==> flow/design.v <==
module pwm_hw(
input clk,      			 
input reset,  			     
input red,                   
input green,                 
input blue,                  
output [19:0] Red_High_HW,   
output [19:0] Red_Low_HW,    
output [19:0] Green_High_HW, 
output [19:0] Green_Low_HW,  
output [19:0] Blue_High_HW,  
output [19:0] Blue_Low_HW    
             );
HW_PWM Red(.clk(clk),.reset(reset),.Colour_input(red),.High_Count(Red_High_HW),.Low_Count(Red_Low_HW));           
HW_PWM Green(.clk(clk),.reset(reset),.Colour_input(green),.High_Count(Green_High_HW), .Low_Count(Green_Low_HW));  
HW_PWM Blue(.clk(clk),.reset(reset),.Colour_input(blue),.High_Count(Blue_High_HW), .Low_Count(Blue_Low_HW));      
endmodule
module HW_PWM(
input clk,                     
input reset,                   
input Colour_input,            
output reg [19:0] High_Count,  
output reg [19:0] Low_Count    
            );
reg PrevPwm;                   
reg [19:0]Count;               
always@(posedge clk)
begin
if (!reset)                    
    begin
	Count<=20'b0;
	High_Count<=20'b0;
	Low_Count<=20'b0;          
	PrevPwm<=1'b0;
	end
else if(Colour_input==1)       
   begin
	if(PrevPwm!=Colour_input)  
		begin
 		Low_Count<=Count;      
		PrevPwm<=1'b1;         
		Count<=20'b0;          
		end
	else
		begin                  
		Count<=Count+1'b1;     
		end
  end
else if(Colour_input==0)       
	begin
	if(PrevPwm!=Colour_input)  
		begin
		High_Count<=Count;     
		PrevPwm<=Colour_input; 
		Count<=20'b0;          
		end
else
     begin                     
     Count<=Count+1'b1;        
     end     
end
end			
endmodule			
; From RTL to reports: pwm_hw
; What the tools print for pwm_hw, step after step.
; Line numbers count from 1 in the design file above.
; Library cell names are shortened.
; The mark -- stands for no value.
[setup]
design = pwm_hw
clock_port = clk
library = sky130hd
corner = tt_025C_1v80

; Word-level counts
; Counts by Yosys on the flattened word-level netlist (proc, flatten, opt, wreduce; memories kept). Register bits leave out memories and registers merged into their read ports (data or address). Print and check cells are left out. Cells with the same type and inputs are merged into one.
[op_classes]
add_sub_neg = 3
n_eq = 3
mux = 9
n_logic = 4
reduce_and_logical = 9
[op_table]
columns = operator, count
row1 = adder 20 x 1 -> 20 bit (second input constant), 3
row2 = AND reduction 2 bit, 6
row3 = 2-to-1 mux 1 bit, 9
row4 = OR reduction 2 bit, 3
row5 = inverter 1 bit, 4
row6 = inequality test 1 bit, 3
[bits]
regBits = 183
input_bits = 5
output_inout_bits = 120
word_cells = 40

; Depth
; Depth = most cells in a row (Yosys ltp): at word level without a register or memory, in the mapped netlist without a sequential cell, where the memories' decode and read muxes count.
[logic_depth]
word_depth = 3
ABC_AREA = 0
ltp_mapped = 6
mapped_depth_nobuf = 5

; Netlist
; Source: synth_stat.txt of the flow (Yosys; design flattened, memories mapped). It holds for the ABC_AREA given above (unset counts as 0); a run with the other value may have another netlist.
[synth_totals]
cells = 703
synth_area_um2 = 7258.2
ffs = 183
[by_type]
columns = type, count
row1 = dfxtp_1, 183
row2 = mux2i_1, 125
row3 = nor2b_1, 123
row4 = xnor2_1, 23
row5 = nor2_1, 43
row6 = nand3_1, 27
row7 = clkbuf_1, 34
row8 = xor2_1, 13
row9 = ha_1, 9
row10 = nand4_1, 14
row11 = or3_1, 12
row12 = a21oi_1, 13
row13 = and3_1, 9
row14 = o21ai_0, 11
row15 = nor3_1, 10
row16 = nand2_1, 12
row17 = nor4_1, 7
row18 = inv_1, 11
; Other cell types: 15; their cells: 24.
; By module: a second synthesis without flattening, with its own total; a netlist apart from the flattened one above.
[unflattened]
hier_cells = 705
hier_area_um2 = 7319.5
; Each row is one instance without its submodules.
[modules]
columns = module, n_inst, n_cells, mod_area_um2, seq_area_um2
row1 = HW_PWM, 3, 235, 2439.8, 1221.2
row2 = pwm_hw, 1, 0, 0.0, 0.0

; Timing after synthesis
; OpenSTA on the mapped netlist: ideal clock, no wires. The path of least setup slack (recovery checks aside). Input and output delay are each 20% of the period. Register names are those of the netlist, which keeps one name where synthesis merged equal registers.
[synth_path]
kind = input to register
from = in green
to = reg Green.Count[14]
tclk_ns = 2.0
launch_ns = 0.400
t_arrival_ns = 1.698
required_time_ns = 1.941
slack_ns = 0.243
path_delay_ns = 1.357
driving_pins = 6
path_buffers = 1
period_less_setup_slack_ns = 1.757
; "path_delay_ns" is the arrival time less input delay plus setup time.
; "driving_pins": output pins that drive a net of the path, with the launching flip-flop's if there is one; two outputs of one cell count as two.
; "period_less_setup_slack_ns" is the clock period less the worst setup slack; recovery checks do not enter. This is arithmetic on one report: input and output delays are still those of the set period (20% each).
; The rows between start and end are the longest chain of elaborated cells between them; the timing report does not say that the signal goes this way. Where chains are equally long, one stands for them.
; A line is the first line of the expression or statement that the cell stems from. Yosys adds cells for indexed reads and writes and turns some case tables into memories.
; A register here has more assigning lines than the two given.
[synth_between]
path_cell_list = inv_1 ha_1 clkbuf_1 nand2_1 or4_1 nand2_1
elab_chain_len = 2
cone_cells = 2
[synth_lines]
columns = element, line_no
row1 = from (decl), 5  ; input green,
row2 = inequality test 1 bit, 38  ; if(PrevPwm!=Colour_input)
row3 = OR reduction 2 bit, --
row4 = to (assign), 46  ; Count<=Count+1'b1;
row5 = to (assign), 59  ; Count<=Count+1'b1;
row6 = to (decl), 26  ; reg [19:0]Count;

; Worst path after layout
; From the final timing report of run A: the path of least setup slack in the routed layout; clock arrival at registers is part of the times.
[layout_path]
kind = register to register
from = reg Blue.Count[0]
to = reg Blue.Count[18]
tclk_ns = 2.0
launch_ns = 0.43
t_arrival_ns = 2.15
required_time_ns = 2.35
slack_ns = 0.20
driving_pins = 6
path_buffers = 0
; The rows between start and end are the longest chain of elaborated cells between them; the timing report does not say that the signal goes this way. Where chains are equally long, one stands for them.
; A register here has more assigning lines than the two given.
[layout_between]
path_cell_list = dfxtp_1 ha_1 nand3_1 nor3_1 nand4_1 mux2i_1
elab_chain_len = 1
cone_cells = 1
[layout_lines]
columns = element, line_no
row1 = from (decl), 26  ; reg [19:0]Count;
row2 = from (assign), 46  ; Count<=Count+1'b1;
row3 = from (assign), 59  ; Count<=Count+1'b1;
row4 = adder 20 x 1 -> 20 bit, 46
row5 = to (assign), 46
row6 = to (assign), 59
row7 = to (decl), 26

Subject: pwm_hw on sky130hd, stored results

Hello all,

Below are 3 stored runs of the flow (Yosys, OpenROAD; platform sky130hd) on pwm_hw, each with its settings and what was measured, unordered. Constraints: input delay and output delay 20% of the set period each, output load 0.01 pF.
By "achieved_period_ns" is meant the clock period of the run minus its worst setup slack. This is arithmetic on one report: input and output delays are still those of the set period (20% each).

# run A
==> flow/run.sh <==
#!/bin/bash
# the make line also repeats the synthesis and layout settings of config.mk as NAME=value (left out here)
make -C /OpenROAD-flow-scripts/flow DESIGN_CONFIG=/design/flow/config.mk WORK_HOME=/design/flow/orfs CLKGATE_MAP_FILE= finish
==> flow/config.mk <==
export PLATFORM = sky130hd
export DESIGN_NAME = pwm_hw
export DESIGN_NICKNAME = pwm_hw
export VERILOG_FILES = /design/flow/design.v
export SDC_FILE = /design/flow/constraint.sdc
export NUM_CORES = 4
export LEC_CHECK = 0
export CAP_MARGIN = 20
export CORE_MARGIN = 7
export CORE_UTILIZATION = 62
export CTS_CLUSTER_SIZE = 22
export MAX_ROUTING_LAYER = met4
export SLEW_MARGIN = 20
==> flow/constraint.sdc <==
create_clock -name core_clock -period 2.0 [get_ports {clk}]
set_input_delay 0.4000 -clock core_clock [delete_from_list [all_inputs] [get_ports {clk}]]
set_output_delay 0.4000 -clock core_clock [all_outputs]
set_load 0.01 [all_outputs]

==> run A: results <==
ws_hold_ns=0.401
worst_setup_slack_ns=0.196
fin_tns_ns=0.000
achieved_period_ns=1.804
synthesis_area_um2=7258.2
finalUtil_pct=82.9
design.die.area_um2=14931.6
final_cell_area_um2=9462.8

# run B
==> flow/run.sh <==
#!/bin/bash
# the make line also repeats the synthesis and layout settings of config.mk as NAME=value (left out here)
make -C /OpenROAD-flow-scripts/flow DESIGN_CONFIG=/design/flow/config.mk WORK_HOME=/design/flow/orfs CLKGATE_MAP_FILE= finish
==> flow/config.mk <==
export PLATFORM = sky130hd
export DESIGN_NAME = pwm_hw
export DESIGN_NICKNAME = pwm_hw
export VERILOG_FILES = /design/flow/design.v
export SDC_FILE = /design/flow/constraint.sdc
export NUM_CORES = 4
export LEC_CHECK = 0
export CAP_MARGIN = 30
export CORE_MARGIN = 2
export CORE_UTILIZATION = 46
export CTS_CLUSTER_SIZE = 34
export GPL_ROUTABILITY_DRIVEN = 0
export MAX_ROUTING_LAYER = met4
export PLACE_DENSITY = 0.6
export SLEW_MARGIN = 20
==> flow/constraint.sdc <==
create_clock -name core_clock -period 2.41 [get_ports {clk}]
set_input_delay 0.4820 -clock core_clock [delete_from_list [all_inputs] [get_ports {clk}]]
set_output_delay 0.4820 -clock core_clock [all_outputs]
set_load 0.01 [all_outputs]

==> run B: results <==
ws_hold_ns=0.512
worst_setup_slack_ns=0.395
design.die.area_um2=16800.0
achieved_period_ns=2.015
fin_tns_ns=0.000
synthesis_area_um2=7258.2
finalUtil_pct=60.5
final_cell_area_um2=9272.6

# run C
==> flow/run.sh <==
#!/bin/bash
# the make line also repeats the synthesis and layout settings of config.mk as NAME=value (left out here)
make -C /OpenROAD-flow-scripts/flow DESIGN_CONFIG=/design/flow/config.mk WORK_HOME=/design/flow/orfs CLKGATE_MAP_FILE= finish
==> flow/config.mk <==
export PLATFORM = sky130hd
export DESIGN_NAME = pwm_hw
export DESIGN_NICKNAME = pwm_hw
export VERILOG_FILES = /design/flow/design.v
export SDC_FILE = /design/flow/constraint.sdc
export NUM_CORES = 4
export LEC_CHECK = 0
export CAP_MARGIN = 20
export CORE_MARGIN = 2
export CORE_UTILIZATION = 40
export PLACE_DENSITY = 0.6
export SLEW_MARGIN = 20
==> flow/constraint.sdc <==
create_clock -name core_clock -period 1.79 [get_ports {clk}]
set_input_delay 0.3580 -clock core_clock [delete_from_list [all_inputs] [get_ports {clk}]]
set_output_delay 0.3580 -clock core_clock [all_outputs]
set_load 0.01 [all_outputs]

==> run C: results <==
finalUtil_pct=54.6
fin_tns_ns=0.000
achieved_period_ns=1.705
synthesis_area_um2=7258.2
worst_setup_slack_ns=0.085
ws_hold_ns=0.333
design.die.area_um2=19239.1
final_cell_area_um2=9776.9

Thanks
